==> flow/design.v <==
module id_decoder(
  instr,
  alu_op,
  imm,
  alu_a_src,
  alu_b_src,
  mem_op,
  branch_op,
  dest_src
);
  parameter INSTR_W = 32;
  parameter ALU_OP_W = (4);
  parameter WORD_W = 32;
  input [INSTR_W - 1:0] instr;
  output reg [ALU_OP_W - 1:0] alu_op;
  output reg [WORD_W - 1:0] imm;
  output reg [(2) - 1:0] alu_a_src;
  output reg [(2) - 1:0] alu_b_src;
  output reg [(4) - 1:0] mem_op;
  output reg branch_op;
  output reg [(2) - 1:0] dest_src;
  wire [6:0] opcode = (instr[6:0]);
  wire [2:0] funct3 = (instr[14:12]);
  wire [6:0] funct7 = (instr[31:25]);
  wire [16:0] opcode_rtype = 
({(instr[31:25]), (instr[14:12]), (instr[6:0])});
  wire [16:0] opcode_itype = 
({7'b0, (instr[14:12]), (instr[6:0])});
  wire [16:0] opcode_stype = 
({7'b0, (instr[14:12]), (instr[6:0])});
  wire [16:0] opcode_btype = 
({7'b0, (instr[14:12]), (instr[6:0])});
  reg [16:0] opcode_complete;
  wire [11:0] itype_imm12 = (instr[31:20]);
  wire [11:0] stype_imm12 = ({instr[31:25], instr[11:7]});
  wire [11:0] btype_imm12 = 
({instr[31], instr[7], instr[30:25], instr[11:8], 1'b0});
  always@(*) begin
    case(opcode)
      (7'b0110011): opcode_complete = opcode_rtype;
      (7'b0010011): opcode_complete = opcode_itype;
      (7'b0000011): opcode_complete = opcode_stype;
      (7'b0100011): opcode_complete = opcode_stype;
      (7'b1100011): opcode_complete = opcode_btype;
      (7'b0110111): opcode_complete = ({10'b0, (7'b0110111)});
      (7'b0010111): opcode_complete = ({10'b0, (7'b0010111)});
      (7'b1101111): opcode_complete = ({10'b0, (7'b1101111)});
      (7'b1100111): opcode_complete = ({10'b0, (7'b1100111)});
      default: opcode_complete = 0;
    endcase
  end
  always@(*) begin
    mem_op = (0);
    branch_op = 0;
    case(opcode)
      (7'b0110011): begin
        imm = {32{1'b0}};
        alu_a_src = (0);
        alu_b_src = (0);
        dest_src = (1);
      end
      (7'b0010011): begin
        imm = $signed(itype_imm12);
        alu_a_src = (0);
        alu_b_src = (1);
        dest_src = (1);
      end
      (7'b0000011): begin
        imm = $signed(itype_imm12);
        alu_a_src = (0);
        alu_b_src = (1);
        dest_src = (2);
        case(funct3)
          (3'b000): mem_op = (6);
          (3'b001): mem_op = (5);
          (3'b010): mem_op = (4);
          (3'b100): mem_op = (7);
          (3'b101): mem_op = (8);
          default: mem_op = (0);
        endcase
      end
      (7'b0100011): begin
        imm = $signed(stype_imm12);
        alu_a_src = (0);
        alu_b_src = (0);
        dest_src = (0);
        case(funct3)
          (3'b000): mem_op = (3);
          (3'b001): mem_op = (2);
          (3'b010): mem_op = (1);
          default: mem_op = (0);
        endcase
      end
      (7'b1100011): begin
        imm = $signed(btype_imm12);
        alu_a_src = (0);
        alu_b_src = (0);
        dest_src = (0);
        branch_op = 1;
      end
      (7'b0110111): begin
        imm = ({instr[31:12], 12'b0});
        alu_a_src = (2);
        alu_b_src = (1);
        dest_src = (1);
      end
      (7'b0010111): begin
        imm = ({instr[31:12], 12'b0});
        alu_a_src = (1);
        alu_b_src = (1);
        dest_src = (1);
      end
      (7'b1101111): begin
        imm = ({instr[31], instr[19:12], instr[20], instr[30:21], 
12'b0});
        alu_a_src = (2);
        alu_b_src = (3);
        dest_src = (0);
        branch_op = 1;
      end
      (7'b1100111): begin
        imm = ($signed(instr[31:20]));
        alu_a_src = (2);
        alu_b_src = (3);
        dest_src = (3);
        branch_op = 1;
      end
      default: begin
        imm = 0;
        alu_a_src = (0);
        alu_b_src = (0);
        dest_src = (0);
      end
    endcase
  end
  always@(*) begin
    case(opcode_complete)
      ({(7'b0000000), (3'b000), (7'b0110011)}), ({7'b0000000, (3'b000), (7'b0010011)}): alu_op = (0);
      ({(7'b0100000), (3'b000), (7'b0110011)}): alu_op = (6);
      ({(7'b0000000), (3'b010), (7'b0110011)}), ({7'b0000000, (3'b010), (7'b0010011)}): alu_op = (4);
      ({(7'b0000000), (3'b010), (7'b0110011)}), ({7'b0000000, (3'b011), (7'b0010011)}): alu_op = (5);
      ({(7'b0000000), (3'b100), (7'b0110011)}), ({7'b0000000, (3'b100), (7'b0010011)}): alu_op = (3);
      ({(7'b0000000), (3'b110), (7'b0110011)}), ({7'b0000000, (3'b110), (7'b0010011)}): alu_op = (2);
      ({(7'b0000000), (3'b111), (7'b0110011)}), ({7'b0000000, (3'b111), (7'b0010011)}): alu_op = (1);
      ({7'h00, (3'b000), (7'b1100011)}): alu_op = (3);
      ({7'h00, (3'b001), (7'b1100011)}): alu_op = (12);
      ({7'h00, (3'b100), (7'b1100011)}): alu_op = (10);
      ({7'h00, (3'b101), (7'b1100011)}): alu_op = (4);
      ({7'h00, (3'b110), (7'b1100011)}): alu_op = (10);
      ({7'h00, (3'b111), (7'b1100011)}): alu_op = (11);
      ({10'b0, (7'b0110111)}): alu_op = (0);
      ({10'b0, (7'b0010111)}): alu_op = (0);
      ({10'b0, (7'b1101111)}): alu_op = (0);
      ({10'b0, (7'b1100111)}): alu_op = (0);
      default: alu_op = (0);
    endcase
  end
endmodule
module alu(
  opp_a,
  opp_b,
  op,
  eval,
  zero
);
  parameter DATA_W = 32;
  localparam ALU_OP_W = (4);
  input [DATA_W - 1:0] opp_a;
  input [DATA_W - 1:0] opp_b;
  input [ALU_OP_W - 1:0] op;
  output reg [DATA_W - 1:0] eval;
  output zero;
  assign zero = (eval == 0);
  always@(*) begin
    case(op)
      (0): eval = opp_a + opp_b;
      (6): eval = opp_a - opp_b;
      (1): eval = opp_a & opp_b;
      (2): eval = opp_a | opp_b;
      (3): eval = opp_a ^ opp_b;
      (4): eval = $signed(opp_a) < $signed(opp_b);
      (5): eval = opp_a < opp_b;
      (10): eval = $signed(opp_a) >= $signed(opp_b);
      (11): eval = opp_a >= opp_b;
      (12): eval = opp_a != opp_b;
      default: eval = 0;
    endcase
  end
endmodule
module register_file(
  clk,
  aresetn,
  rd_reg_a,
  rd_reg_b,
  rd_data_a,
  rd_data_b,
  wr_en,
  wr_reg,
  wr_data
);
  parameter REG_COUNT = 32;
  parameter REG_W = 32;
  parameter REG_IDX_W = $clog2(REG_COUNT);
  input clk;
  input aresetn;
  input [REG_IDX_W - 1:0] rd_reg_a;
  input [REG_IDX_W - 1:0] rd_reg_b;
  output [REG_W - 1:0] rd_data_a;
  output [REG_W - 1:0] rd_data_b;
  input wr_en;
  input [REG_IDX_W - 1:0] wr_reg;
  input [REG_W - 1:0] wr_data;
  reg [REG_W - 1:0] registers [0:REG_COUNT - 1];
  integer i;
  always@(posedge clk) begin
    if(aresetn == 0) begin
      for(i = 0; i < REG_COUNT; i = i + 1) begin
        registers[i] <= 0;
      end
    end else if(wr_en == 1 && wr_reg != 0) begin
      registers[wr_reg] <= wr_data;
    end
  end
  assign rd_data_a = registers[rd_reg_a];
  assign rd_data_b = registers[rd_reg_b];
endmodule
module fe(
  clk,
  clr,
  stall,
  i_branch,
  i_branch_addr,
  o_pc,
  o_instr_req
);
  input clk;
  input clr;
  input stall;
  input i_branch;
  input [32 - 1:0] i_branch_addr;
  output [32 -1:0] o_pc;
  output o_instr_req;
  reg [32 - 1:0] r_pc;
  always@(posedge clk) begin
    if(clr == 1) begin
      r_pc <= 0;
    end else if(stall == 0) begin
      if (i_branch == 1) begin
        r_pc <= i_branch_addr + 32 / 8;
      end else begin
        r_pc <= r_pc + 32 / 8;
      end
    end
  end
  assign o_pc = i_branch ? i_branch_addr : r_pc;
  assign o_instr_req = ~clr;
endmodule
module id(
  clk,
  clr,
  stall,
  rf_reset,
  i_pc,
  i_instr,
  i_ex_alu_eval,
  i_ex_dest_reg,
  i_ex_dest_src,
  i_me_dest_reg,
  i_me_dest_src,
  i_me_dest_data,
  i_wb_dest_en,
  i_wb_dest_reg,
  i_wb_dest_data,
  o_pc,
  o_instr,
  o_alu_op,
  o_alu_data_a,
  o_alu_data_b,
  o_imm,
  o_mem_op,
  o_dest_src,
  o_dest_reg,
  o_branch_op,
  o_mem_hazard
);
  input clk;
  input clr;
  input stall;
  input rf_reset;
  input [32 - 1:0] i_pc;
  input [32 - 1:0] i_instr;
  wire [32 - 1:0] s_instr;
  input [$clog2(32) - 1:0] i_ex_dest_reg;
  input [(2) - 1:0] i_ex_dest_src;
  input [32 - 1:0] i_ex_alu_eval;
  input [$clog2(32) - 1:0] i_me_dest_reg;
  input [(2) - 1:0] i_me_dest_src;
  input [32 - 1:0] i_me_dest_data;
  input i_wb_dest_en;
  input [$clog2(32) - 1:0] i_wb_dest_reg;
  input [32 - 1:0] i_wb_dest_data;
  output [32 - 1:0] o_pc;
  output [32 - 1:0] o_instr;
  reg [32 - 1:0] r_pc;
  reg [32 - 1:0] r_instr;
  output [(4) - 1:0] o_alu_op;
  output reg[32 - 1:0] o_alu_data_a;
  output reg[32 - 1:0] o_alu_data_b;
  output [32 - 1:0] o_imm;
  output [(4) - 1:0] o_mem_op;
  output o_branch_op;
  output [(2) - 1:0] o_dest_src;
  output [$clog2(32) - 1:0] o_dest_reg;
  assign o_dest_reg = (s_instr[11:7]);
  output o_mem_hazard;
  wire [(2) - 1:0] s_alu_src_a;
  wire [(2) - 1:0] s_alu_src_b;
  wire [(4) - 1:0] s_mem_op;
  wire [(2) - 1:0] s_dest_src;
  wire s_branch_op;
  wire [$clog2(32) - 1:0] s_reg_a = (s_instr[19:15]);
  wire [32 - 1:0] s_reg_data_a;
  wire [$clog2(32) - 1:0] s_reg_b = (s_instr[24:20]);
  wire [32 - 1:0] s_reg_data_b;
  reg s_mem_hazard_reg_a;
  reg s_mem_hazard_reg_b;
  reg [32 - 1:0] r_temp_pc;
  reg [32 - 1:0] r_temp_instr;
  reg r_temp_valid;
  always@(posedge clk) begin
    if(clr == 1) begin
      r_pc <= 0;
      r_instr <= 0;
      r_temp_valid <= 0;
    end else begin
      if(r_temp_valid == 0) begin
        r_pc <= i_pc;
        r_instr <= i_instr;
      end
      if(stall == 1) begin
        r_temp_pc <= r_pc;
        r_temp_instr <= r_instr;
      end
      r_temp_valid <= stall;
    end
  end
  assign o_pc = r_temp_valid ? r_temp_pc : r_pc;
  assign o_instr = r_temp_valid ? r_temp_instr : r_instr;
  assign s_instr = o_instr;
  assign o_mem_hazard = s_mem_hazard_reg_a | s_mem_hazard_reg_b;
  assign o_mem_op = stall ? (0) : s_mem_op;
  assign o_dest_src = stall ? (0) : s_dest_src;
  assign o_branch_op = ~stall & s_branch_op;
  id_decoder dec(
    .instr(s_instr),
    .alu_op(o_alu_op),
    .imm(o_imm),
    .mem_op(s_mem_op),
    .alu_a_src(s_alu_src_a),
    .alu_b_src(s_alu_src_b),
    .dest_src(s_dest_src),
    .branch_op(s_branch_op)
  );
  register_file rf(
    .clk(clk),
    .aresetn(rf_reset),
    .rd_reg_a(s_reg_a),
    .rd_reg_b(s_reg_b),
    .rd_data_a(s_reg_data_a),
    .rd_data_b(s_reg_data_b),
    .wr_en(i_wb_dest_en),
    .wr_reg(i_wb_dest_reg),
    .wr_data(i_wb_dest_data)
  );
  function [32 - 1:0] fwd_alu_data;
    input [$clog2(32) - 1:0] reg_num;
    input [32 - 1:0] reg_data;
  begin
    if(reg_num != 0 && reg_num == i_ex_dest_reg &&
      i_ex_dest_src == (1)) begin
      fwd_alu_data = i_ex_alu_eval;
    end else if(reg_num != 0 && reg_num == i_me_dest_reg &&
      i_me_dest_src != (0)) begin
      fwd_alu_data = i_me_dest_data;
    end else if(reg_num != 0 && reg_num == i_wb_dest_reg &&
      i_wb_dest_en == 1) begin
      fwd_alu_data = i_wb_dest_data;
    end else begin
      fwd_alu_data = reg_data;
    end
  end
  endfunction
  function mem_hazard_stall;
    input [$clog2(32) - 1:0] reg_num;
  begin
    if(reg_num != 0 && reg_num == i_ex_dest_reg &&
      i_ex_dest_src == (2)) begin
      mem_hazard_stall = 1;
    end else begin
      mem_hazard_stall = 0;
    end
  end
  endfunction
  always@(*) begin
    s_mem_hazard_reg_a = 0;
    case(s_alu_src_a)
      (0): begin
        o_alu_data_a = fwd_alu_data(s_reg_a, s_reg_data_a);
        s_mem_hazard_reg_a = mem_hazard_stall(s_reg_a);
      end
      (1): o_alu_data_a = r_pc;
      (2): o_alu_data_a = 0;
      default: o_alu_data_a = 0;
    endcase
    s_mem_hazard_reg_b = 0;
    case(s_alu_src_b)
      (0): begin
        o_alu_data_b = fwd_alu_data(s_reg_b, s_reg_data_b);
        s_mem_hazard_reg_b = mem_hazard_stall(s_reg_b);
      end
      (1): o_alu_data_b = o_imm;
      (2): o_alu_data_b = 32 / 8;
      (3): o_alu_data_b = 0;
      default: o_alu_data_b = 0;
    endcase
  end
endmodule
module ex(
  clk,
  clr,
  stall,
  i_pc,
  i_instr,
  i_alu_op,
  i_alu_data_a,
  i_alu_data_b,
  i_imm,
  i_mem_op,
  i_dest_src,
  i_dest_reg,
  i_branch_op,
  o_pc,
  o_instr,
  o_dest_src,
  o_dest_reg,
  o_alu_eval,
  o_mem_op,
  o_mem_req_addr,
  o_mem_req_wr_data,
  o_mem_req_wr_en,
  o_mem_req_count,
  o_branch,
  o_branch_addr
);
  input clk;
  input clr;
  input stall;
  input [32 - 1:0] i_pc;
  input [32 - 1:0] i_instr;
  input [(4) - 1:0] i_alu_op;
  input [32 - 1:0] i_alu_data_a;
  input [32 - 1:0] i_alu_data_b;
  input [32 - 1:0] i_imm;
  input [(4) - 1:0] i_mem_op;
  input [(2) - 1:0] i_dest_src;
  input [$clog2(32) - 1:0] i_dest_reg;
  input i_branch_op;
  reg [32 - 1:0] r_pc;
  reg [32 - 1:0] r_instr;
  reg [(4) - 1:0] r_alu_op;
  reg [32 - 1:0] r_alu_data_a;
  reg [32 - 1:0] r_alu_data_b;
  reg [32 - 1:0] r_imm;
  reg [(4) - 1:0] r_mem_op;
  reg [(2) - 1:0] r_dest_src;
  reg [$clog2(32) - 1:0] r_dest_reg;
  reg r_branch_op;
  wire [32 - 1:0] s_alu_eval;
  wire s_alu_zero;
  output [32 - 1:0] o_pc;
  output [32 - 1:0] o_instr;
  output [(2) - 1:0] o_dest_src;
  output [$clog2(32) - 1:0] o_dest_reg;
  output [32 - 1:0] o_alu_eval;
  output [(4) - 1:0] o_mem_op;
  output [32 - 1:0] o_mem_req_addr;
  output [32 - 1:0] o_mem_req_wr_data;
  output reg o_mem_req_wr_en;
  output reg [(2) - 1:0] o_mem_req_count;
  output o_branch;
  output [32 - 1:0] o_branch_addr;
  assign o_pc = r_pc;
  assign o_instr = r_instr;
  assign o_dest_src = r_dest_src;
  assign o_dest_reg = r_dest_reg;
  assign o_alu_eval = s_alu_eval;
  assign o_mem_op = r_mem_op;
  assign o_branch = s_alu_zero & r_branch_op;
  assign o_branch_addr = r_pc + r_imm;
  always@(posedge clk) begin
    if(clr == 1) begin
      r_pc <= 0;
      r_instr <= 0;
      r_alu_op <= (0);
      r_alu_data_a <= 0;
      r_alu_data_b <= 0;
      r_imm <= 0;
      r_mem_op <= (0);
      r_dest_src <= (0);
      r_dest_reg <= 0;
      r_branch_op <= 0;
    end else if(stall == 0) begin
      r_pc <= i_pc;
      r_instr <= i_instr;
      r_alu_op <= i_alu_op;
      r_mem_op <= i_mem_op;
      r_alu_data_a <= i_alu_data_a;
      r_alu_data_b <= i_alu_data_b;
      r_imm <= i_imm;
      r_dest_src <= i_dest_src;
      r_dest_reg <= i_dest_reg;
      r_branch_op <= i_branch_op;
    end
  end
  alu comp(
    .opp_a(r_alu_data_a),
    .opp_b(r_alu_data_b),
    .op(r_alu_op),
    .eval(s_alu_eval),
    .zero(s_alu_zero)
  );
  assign o_mem_req_addr = r_imm + r_alu_data_a;
  assign o_mem_req_wr_data = r_alu_data_b;
  always@(*) begin
    case(r_mem_op)
      (1): begin
        o_mem_req_count = (3);
        o_mem_req_wr_en = 1;
      end
      (2): begin
        o_mem_req_count = (2);
        o_mem_req_wr_en = 1;
      end
      (3): begin
        o_mem_req_count = (1);
        o_mem_req_wr_en = 1;
      end
      (4): begin
        o_mem_req_count = (3);
        o_mem_req_wr_en = 0;
      end
      (5): begin
        o_mem_req_count = (2);
        o_mem_req_wr_en = 0;
      end
      (6): begin
        o_mem_req_count = (1);
        o_mem_req_wr_en = 0;
      end
      (8): begin
        o_mem_req_count = (2);
        o_mem_req_wr_en = 0;
      end
      (7): begin
        o_mem_req_count = (1);
        o_mem_req_wr_en = 0;
      end
      default: begin
        o_mem_req_count = (0);
        o_mem_req_wr_en = 0;
      end
    endcase
  end
endmodule
module me(
  clk,
  clr,
  stall,
  i_pc,
  i_instr,
  i_dest_src,
  i_dest_reg,
  i_alu_eval,
  i_mem_read,
  i_mem_op,
  o_pc,
  o_instr,
  o_dest_src,
  o_dest_reg,
  o_dest_data
);
  input clk;
  input clr;
  input stall;
  input [32 - 1:0] i_pc;
  input [32 - 1:0] i_instr;
  input [(2) - 1:0] i_dest_src;
  input [$clog2(32) - 1:0] i_dest_reg;
  input [32 - 1:0] i_alu_eval;
  input [32 - 1:0] i_mem_read;
  input [(4) -1:0] i_mem_op;
  reg [32 - 1:0] r_pc;
  reg [32 - 1:0] r_instr;
  reg [(2) - 1:0] r_dest_src;
  reg [$clog2(32) - 1:0] r_dest_reg;
  reg [32 - 1:0] r_alu_eval;
  reg [32 - 1:0] r_mem_read;
  reg [32 - 1:0] s_final_mem_read;
  output [32 - 1:0] o_pc;
  output [32 - 1:0] o_instr;
  output [(2) - 1:0] o_dest_src;
  output [$clog2(32) - 1:0] o_dest_reg;
  output reg [32 - 1:0] o_dest_data;
  assign o_pc = r_pc;
  assign o_instr = r_instr;
  assign o_dest_src = r_dest_src;
  assign o_dest_reg = r_dest_reg;
  always@(posedge clk) begin
    if(clr == 1) begin
      r_pc <= 0;
      r_instr <= 0;
      r_dest_src <= 0;
      r_dest_reg <= 0;
      r_alu_eval <= 0;
      r_mem_read <= 0;
    end else if(stall == 0) begin
      r_pc <= i_pc;
      r_instr <= i_instr;
      r_dest_src <= i_dest_src;
      r_dest_reg <= i_dest_reg;
      r_alu_eval <= i_alu_eval;
      r_mem_read <= i_mem_read;
    end
  end
  always@(*) begin
    if(i_mem_op == (7) || i_mem_op == (8)) begin
      s_final_mem_read = i_mem_read;
    end else begin
      s_final_mem_read = $signed(i_mem_read);
    end
    case(r_dest_src)
      (0): o_dest_data = 0;
      (1): o_dest_data = r_alu_eval;
      (2): o_dest_data = s_final_mem_read;
      (3): o_dest_data = r_pc + 32 / 8;
      default: o_dest_data = 0;
    endcase
  end
endmodule
module wb(
  clk,
  clr,
  i_pc,
  i_instr,
  i_dest_src,
  i_dest_reg,
  i_dest_data,
  o_pc,
  o_instr,
  o_dest_en,
  o_dest_reg,
  o_dest_data
);
  input clk;
  input clr;
  input [32 - 1:0] i_pc;
  input [32 - 1:0] i_instr;
  input [(2) - 1:0] i_dest_src;
  input [$clog2(32) - 1:0] i_dest_reg;
  input [32 - 1:0] i_dest_data;
  reg [32 - 1:0] r_pc;
  reg [32 - 1:0] r_instr;
  reg [(2) - 1:0] r_dest_src;
  reg [$clog2(32) - 1:0] r_dest_reg;
  reg [32 - 1:0] r_dest_data;
  output [32 - 1:0] o_pc;
  output [32 - 1:0] o_instr;
  output o_dest_en;
  output [$clog2(32) - 1:0] o_dest_reg;
  output [32 - 1:0] o_dest_data;
  assign o_pc = r_pc;
  assign o_instr = r_instr;
  assign o_dest_en = r_dest_src != (0);
  assign o_dest_reg = r_dest_reg;
  assign o_dest_data = r_dest_data;
  always@(posedge clk) begin
    if(clr == 1) begin
      r_pc <= 0;
      r_instr <= 0;
      r_dest_src <= (0);
      r_dest_reg <= 0;
      r_dest_data <= 0;
    end else begin
      r_pc <= i_pc;
      r_instr <= i_instr;
      r_dest_src <= i_dest_src;
      r_dest_reg <= i_dest_reg;
      r_dest_data <= i_dest_data;
    end
  end
endmodule
module pipeline(
  clk,
  resetn,
  o_instr_req_addr,
  o_instr_req_en,
  i_instr_res_data,
  o_mem_req_addr,
  o_mem_req_wr_data,
  o_mem_req_wr_en,
  o_mem_req_count,
  i_mem_res_rd_data,
  i_mem_res_code
);
  input clk;
  input resetn;
  output [32 - 1:0] o_instr_req_addr;
  output o_instr_req_en;
  input [32 - 1:0] i_instr_res_data;
  output [32 - 1:0] o_mem_req_addr;
  output [32 - 1:0] o_mem_req_wr_data;
  output o_mem_req_wr_en;
  output [(2) - 1:0] o_mem_req_count;
  input [32 - 1:0] i_mem_res_rd_data;
  input [(3) - 1:0] i_mem_res_code;
  wire fe_clr;
  wire fe_stall;
  wire fe_branch;
  wire [32 - 1:0] fe_branch_addr;
  wire [32 - 1:0] fe_pc;
  wire id_clr;
  wire id_stall;
  wire [32 - 1:0] id_pc;
  wire [32 - 1:0] id_instr;
  wire [(4) - 1:0] id_alu_op;
  wire [32 - 1:0] id_alu_data_a;
  wire [32 - 1:0] id_alu_data_b;
  wire [32 - 1:0] id_imm;
  wire [(4) - 1:0] id_mem_op;
  wire [(2) - 1:0] id_dest_src;
  wire [$clog2(32) - 1:0] id_dest_reg;
  wire id_branch_op;
  wire id_mem_hazard;
  wire ex_clr;
  wire ex_stall;
  wire [32 - 1:0] ex_pc;
  wire [32 - 1:0] ex_instr;
  wire [32 - 1:0] ex_alu_eval;
  wire [(2) - 1:0] ex_dest_src;
  wire [$clog2(32) - 1:0] ex_dest_reg;
  wire [(4) - 1:0] ex_mem_op;
  wire me_clr;
  wire me_stall;
  wire [32 - 1:0] me_pc;
  wire [32 - 1:0] me_instr;
  wire [(2) - 1:0] me_dest_src;
  wire [$clog2(32) - 1:0] me_dest_reg;
  wire [32 - 1:0] me_dest_data;
  wire wb_clr;
  wire wb_stall;
  wire wb_dest_en;
  wire [$clog2(32) - 1:0] wb_dest_reg;
  wire [32 - 1:0] wb_dest_data;
  assign fe_clr = ~resetn;
  assign id_clr = ~resetn | fe_branch;
  assign ex_clr = ~resetn | fe_branch;
  assign me_clr = ~resetn;
  assign wb_clr = ~resetn;
  assign fe_stall = id_mem_hazard;
  assign id_stall = id_mem_hazard;
  assign ex_stall = 0;
  assign me_stall = 0;
  assign wb_stall = 0;
  assign o_instr_req_addr = fe_pc;
  fe p0(
    .clk(clk),
    .clr(fe_clr),
    .stall(fe_stall),
    .i_branch(fe_branch),
    .i_branch_addr(fe_branch_addr),
    .o_pc(fe_pc),
    .o_instr_req(o_instr_req_en)
  );
  reg [32 - 1:0] fe_pc_delay;
  always@(posedge clk) begin
    fe_pc_delay <= fe_pc;
  end
  id p1(
    .clk(clk),
    .clr(id_clr),
    .stall(id_stall),
    .rf_reset(resetn),
    .i_pc(fe_pc_delay),
    .i_instr(i_instr_res_data),
    .i_ex_dest_reg(ex_dest_reg),
    .i_ex_dest_src(ex_dest_src),
    .i_ex_alu_eval(ex_alu_eval),
    .i_me_dest_reg(me_dest_reg),
    .i_me_dest_src(me_dest_src),
    .i_me_dest_data(me_dest_data),
    .i_wb_dest_en(wb_dest_en),
    .i_wb_dest_reg(wb_dest_reg),
    .i_wb_dest_data(wb_dest_data),
    .o_pc(id_pc),
    .o_instr(id_instr),
    .o_alu_op(id_alu_op),
    .o_alu_data_a(id_alu_data_a),
    .o_alu_data_b(id_alu_data_b),
    .o_imm(id_imm),
    .o_mem_op(id_mem_op),
    .o_dest_src(id_dest_src),
    .o_dest_reg(id_dest_reg),
    .o_branch_op(id_branch_op),
    .o_mem_hazard(id_mem_hazard)
  );
  ex p2(
    .clk(clk),
    .clr(ex_clr),
    .stall(ex_stall),
    .i_pc(id_pc),
    .i_instr(id_instr),
    .i_alu_op(id_alu_op),
    .i_alu_data_a(id_alu_data_a),
    .i_alu_data_b(id_alu_data_b),
    .i_imm(id_imm),
    .i_mem_op(id_mem_op),
    .i_dest_src(id_dest_src),
    .i_dest_reg(id_dest_reg),
    .i_branch_op(id_branch_op),
    .o_pc(ex_pc),
    .o_instr(ex_instr),
    .o_dest_src(ex_dest_src),
    .o_dest_reg(ex_dest_reg),
    .o_alu_eval(ex_alu_eval),
    .o_mem_op(ex_mem_op),
    .o_mem_req_addr(o_mem_req_addr),
    .o_mem_req_wr_data(o_mem_req_wr_data),
    .o_mem_req_wr_en(o_mem_req_wr_en),
    .o_mem_req_count(o_mem_req_count),
    .o_branch(fe_branch),
    .o_branch_addr(fe_branch_addr)
  );
  me p3(
    .clk(clk),
    .clr(me_clr),
    .stall(me_stall),
    .i_pc(ex_pc),
    .i_instr(ex_instr),
    .i_dest_src(ex_dest_src),
    .i_dest_reg(ex_dest_reg),
    .i_alu_eval(ex_alu_eval),
    .i_mem_read(i_mem_res_rd_data),
    .i_mem_op(ex_mem_op),
    .o_pc(me_pc),
    .o_instr(me_instr),
    .o_dest_src(me_dest_src),
    .o_dest_reg(me_dest_reg),
    .o_dest_data(me_dest_data)
  );
  wb p4(
    .clk(clk),
    .clr(wb_clr),
    .i_pc(me_pc),
    .i_instr(me_instr),
    .i_dest_src(me_dest_src),
    .i_dest_reg(me_dest_reg),
    .i_dest_data(me_dest_data),
    .o_dest_en(wb_dest_en),
    .o_dest_reg(wb_dest_reg),
    .o_dest_data(wb_dest_data)
  );
endmodule
-- From RTL to reports: pipeline
What the tools print for pipeline, step after step.
Line numbers count from 1 in the design file above.
Operators: Yosys type, input widths -> output width; for muxes data width and select width s.
Library cell names are shortened.
The mark n/a stands for no value.
- design top: pipeline
- clock input: clk
- standard-cell library: sky130hd
- library corner: tt_025C_1v80

-- Elaborated design
Yosys after proc, flatten, opt, wreduce and memory -nomap, before mapping. Print and check cells are not counted.
Memory sizes are those after Yosys's memory passes, which may raise the word count (mostly to a power of two), join words into wider ones and drop unused or constant bits.
- noted add/subtract/negate cells: 7
- noted magnitude comparators: 4
- eq/ne operators: 54
- multiplexer cells at 36
- bitwise gates (word level): 10
- reductions and logical operators at 42
- operators with widths (operator ; number):
    $mux 32 ; 12
    $pmux 32 s10 ; 1
    $pmux 32 s4 ; 2
    $eq 17x10->1 const B ; 10
    $pmux 32 s5 ; 1
    $pmux 17 s6 ; 1
    $add 32x3->32 const B ; 3
    $add 32x32->32 ; 3
    $ge 32x32->1 ; 2
    $lt 32x32->1 ; 2
    $pmux 32 s2 ; 1
    $eq 17x9->1 const B ; 3
    $pmux 4 s9 ; 1
    $sub 32x32->32 ; 1
    $ne 32x32->1 ; 1
    $and 32x32->32 ; 1
    $or 32x32->32 ; 1
    $xor 32x32->32 ; 1
    $logic_not 32->1 ; 1
    $eq 5x5->1 ; 6
    $eq 7x6->1 const B ; 3
    $eq 7x7->1 const B ; 3
    $pmux 4 s5 ; 1
    $reduce_or 3->1 ; 6
    $eq 17x16->1 const B ; 1
    $eq 17x7->1 const B ; 1
    $eq 17x8->1 const B ; 1
    $logic_and 1x1->1 ; 15
Other operator kinds: 29; their cells: 68.
- noted bits in registers: 443
- noted RAM bits: 1024
- noted memory bits (read-only): 48
- memories: 2
- input port bits at 69
- word-level cells: 177
- memories (memory ; depth ; width ; line ; text):
    p1.rf.registers ; 32 ; 32 ; 213 ; reg [REG_W - 1:0] registers [0:REG_COUNT - 1];
    (no name shown) ; 16 ; 3 ; 535 ; case(r_mem_op)

-- Depth
Yosys ltp: most cells in a row. Word level: on the elaborated netlist, between registers, memories and ports. Mapped: between sequential cells and ports; inverters and the memories' decode and read muxes count.
- depth after elaboration: 10
- noted ABC_AREA: 1
- depth in mapped cells: 34

-- After synthesis
The flow's flattened synthesis, as Yosys stat reports it; memories are mapped. The netlist is that of the ABC_AREA named above (0 if unset); the other value can give another one.
Totals and module areas in this step are rounded.
- cell types (type ; number):
    edfxtp_1 ; 1088
    dfxtp_1 ; 388
    nor2_1 ; 1977
    nand2_1 ; 1922
    o21ai_0 ; 815
    a21oi_1 ; 674
    inv_1 ; 642
    clkbuf_1 ; 622
    ha_1 ; 162
    o22ai_1 ; 265
    nand3_1 ; 319
    a32o_1 ; 128
    a221oi_1 ; 120
    o221ai_1 ; 93
    o211ai_1 ; 76
    xor2_1 ; 57
    buf_2 ; 89
    nand2_2 ; 64
Not listed: further types 55, cells in them 703.
- standard cells after synthesis: 10204
- chip area (Yosys) at 0.0827 mm²
- sequential part of the area: 0.0404 mm²
- noted mapped flip-flops: 1476
- noted buffer cells: 798

-- Worst setup path after synthesis
OpenSTA on the mapped netlist: ideal clock, no wires. The path of least setup slack (recovery checks aside). Input and output delay are each 20% of the period. Register names are those of the netlist, which keeps one name where synthesis merged equal registers.
- kind: input -> register
- start point: input port resetn
- end point: register p1.r_temp_instr[0]
- noted period: 10.5 ns
- setup time: 0.486 ns
- data arrival time: 5.728 ns
- noted path slack: 4.286 ns
- path delay: 4.114 ns
- noted driving pins on the path: 6
- path buffers at 4
- noted synthesis period reached: 6.214 ns
"path delay" is the arrival time less input delay plus setup time.
"driving pins on the path": output pins that drive a net of the path, with the launching flip-flop's if there is one; two outputs of one cell count as two.
"synthesis period reached" = period - worst setup slack (recovery checks aside). The figure is calculated, with input and output delays left at 20% of the set period.
The rows between start and end are the longest chain of elaborated cells between them; the timing report does not say that the signal goes this way. Where chains are equally long, one stands for them.
Each line given opens the expression or statement behind the cell; cells for indexed reads and writes are added by Yosys, which also makes memories of some case tables.
- cells stage by stage: clkbuf_1 > nand2_2 > buf_2 > buf_2 > buf_2 > nor2_1
- cells in the longest elaborated chain at 4
- elaborated cells between the ends (all ways): 4
- those cells by class: 3 x logic; 1 x reduce/logical
- ends and longest elaborated chain, post-synthesis (item ; line ; text):
    start: declaration ; 716 ; input resetn;
    $not 1->1 ; 765 ; assign id_clr = ~resetn | fe_branch;
    $or 1x1->1 ; 765 ;
    $not 1->1 ; n/a ;
    $reduce_and 2->1 ; n/a ;
    end: assignment ; 342 ; r_temp_instr <= r_instr;
    end: declaration ; 328 ; reg [32 - 1:0] r_temp_instr;

-- Worst path after layout
From the final timing report of job 1: the path of least setup slack in the routed layout; clock arrival at registers is part of the times.
- kind: register -> output
- start point: register p2.r_alu_data_a[3]
- end point: output port o_instr_req_addr[17]
- noted period: 10.5 ns
- data arrival time: 6.11 ns
- noted path slack: 2.29 ns
- noted driving pins on the path: 20
- path buffers at 2
The rows between start and end are the longest chain of elaborated cells between them; the timing report does not say that the signal goes this way. Where chains are equally long, one stands for them.
- cells stage by stage: dfxtp_1 > inv_1 > ha_1 > nor2_1 > nand2_1 > nand2_1 > nand2_2 > nand2_2 > nand2_1 > nand3_1 > nand3b_1 > nor2_1 > nand3_1 > nor2_1 > nand4_1 > nor2_4 > buf_4 > nand3_1 > nand2_1 > clkdlybuf4s50_1
- cells in the longest elaborated chain at 5
- elaborated cells between the ends (all ways): 14
- source lines of those cells at 14
- those cells by class: 2 x add/sub; 4 x compare; 1 x eq/ne; 2 x mux; 4 x logic; 1 x reduce/logical
- ends and longest elaborated chain, after layout (item ; line ; text):
    start: declaration ; 471 ; reg [32 - 1:0] r_alu_data_a;
    start: assignment ; 505 ; r_alu_data_a <= 0;
    start: assignment ; 517 ; r_alu_data_a <= i_alu_data_a;
    $ge 32x32->1 ; 184 ;
    $pmux 32 s10 ; 175 ; case(op)
    $logic_not 32->1 ; 173 ;
    $and 1x1->1 ; 498 ; assign o_branch = s_alu_zero & r_branch_op;
    $mux 32 ; 255 ; assign o_pc = i_branch ? i_branch_addr : r_pc;
    end: declaration ; 717 ; output [32 - 1:0] o_instr_req_addr;

Subject: flow runs of pipeline

Hi,

Record of 6 stored runs of the RTL-to-layout flow on pipeline, platform sky130hd. The runs are unordered. Constraints: input delay and output delay 20% of the set period each, output load 0.01 pF.
"achieved clock period" means the clock period less the worst setup slack. The figure is calculated, with input and output delays left at 20% of the set period.
By "worst path time" is meant the share of the clock period that the worst setup path is allowed (20% is reserved at inputs, 20% at outputs), minus its slack. Clock arrival times at its registers enter into it.
Measured values are rounded.

Job 1
Settings were ABC_AREA = 1; CELL_PAD_IN_SITES_GLOBAL_PLACEMENT = 2; CTS_CLUSTER_SIZE = 34; PLACE_DENSITY_LB_ADDON = 0.07; SLEW_MARGIN = 35; period_ns = 10.5; CAP_MARGIN = 20; CORE_MARGIN = 2; CORE_UTILIZATION = 40
- setup slack of the worst path: 2.29 ns
- summed negative setup slack: 0.000 ns
- noted the post-synthesis cell area: 0.0827 mm²
- noted the overall die area: 0.21 mm²
- achieved clock period: 8.206 ns
- post-layout utilization at 0.451
- worst path time at 6.11 ns
- type of the worst setup path: register -> output

Job 2
Settings were period_ns = 17.3; CAP_MARGIN = 20; CORE_MARGIN = 2; CORE_UTILIZATION = 40; SLEW_MARGIN = 20
- setup slack of the worst path: 5.31 ns
- summed negative setup slack: 0.000 ns
- noted the post-synthesis cell area: 0.0837 mm²
- noted the overall die area: 0.213 mm²
- achieved clock period: 11.994 ns
- post-layout utilization at 0.452
- worst path time at 8.53 ns
- type of the worst setup path: register -> output

Job 3
Settings were ABC_AREA = 0; CELL_PAD_IN_SITES_GLOBAL_PLACEMENT = 1; CORE_ASPECT_RATIO = 1.67; CTS_CLUSTER_SIZE = 34; GPL_TIMING_DRIVEN = 0; MIN_ROUTING_LAYER = met2; PLACE_DENSITY_LB_ADDON = 0.07; SLEW_MARGIN = 35; period_ns = 5.94; CAP_MARGIN = 20; CORE_MARGIN = 2; CORE_UTILIZATION = 40
- did not finish, routing stopped with GRT-0116

Job 4
Settings were ABC_AREA = 0; CELL_PAD_IN_SITES_GLOBAL_PLACEMENT = 3; CORE_ASPECT_RATIO = 1.67; CTS_CLUSTER_SIZE = 34; GPL_TIMING_DRIVEN = 0; MIN_ROUTING_LAYER = met2; PLACE_DENSITY_LB_ADDON = 0.07; SLEW_MARGIN = 35; period_ns = 5.94; CAP_MARGIN = 20; CORE_MARGIN = 2; CORE_UTILIZATION = 40
- did not finish, routing stopped with GRT-0232

Job 5
Settings were CELL_PAD_IN_SITES_GLOBAL_PLACEMENT = 2; CTS_CLUSTER_SIZE = 34; PLACE_DENSITY_LB_ADDON = 0.07; period_ns = 10.5; CAP_MARGIN = 20; CORE_MARGIN = 2; CORE_UTILIZATION = 40; SLEW_MARGIN = 20
- setup slack of the worst path: 0.706 ns
- summed negative setup slack: 0.000 ns
- noted the post-synthesis cell area: 0.0837 mm²
- noted the overall die area: 0.213 mm²
- achieved clock period: 9.794 ns
- post-layout utilization at 0.454
- worst path time at 7.69 ns
- type of the worst setup path: register -> output

Job 6
Settings were ABC_AREA = 0; CELL_PAD_IN_SITES_GLOBAL_PLACEMENT = 1; CORE_ASPECT_RATIO = 1.67; CTS_CLUSTER_SIZE = 34; MIN_ROUTING_LAYER = met2; PLACE_DENSITY_LB_ADDON = 0.07; SLEW_MARGIN = 35; period_ns = 8.13; CAP_MARGIN = 20; CORE_MARGIN = 2; CORE_UTILIZATION = 40
- setup slack of the worst path: -0.007 ns
- summed negative setup slack: -0.007 ns
- noted the post-synthesis cell area: 0.0837 mm²
- noted the overall die area: 0.213 mm²
- achieved clock period: 8.137 ns
- post-layout utilization at 0.461
- worst path time at 6.51 ns
- type of the worst setup path: register -> output

Regards
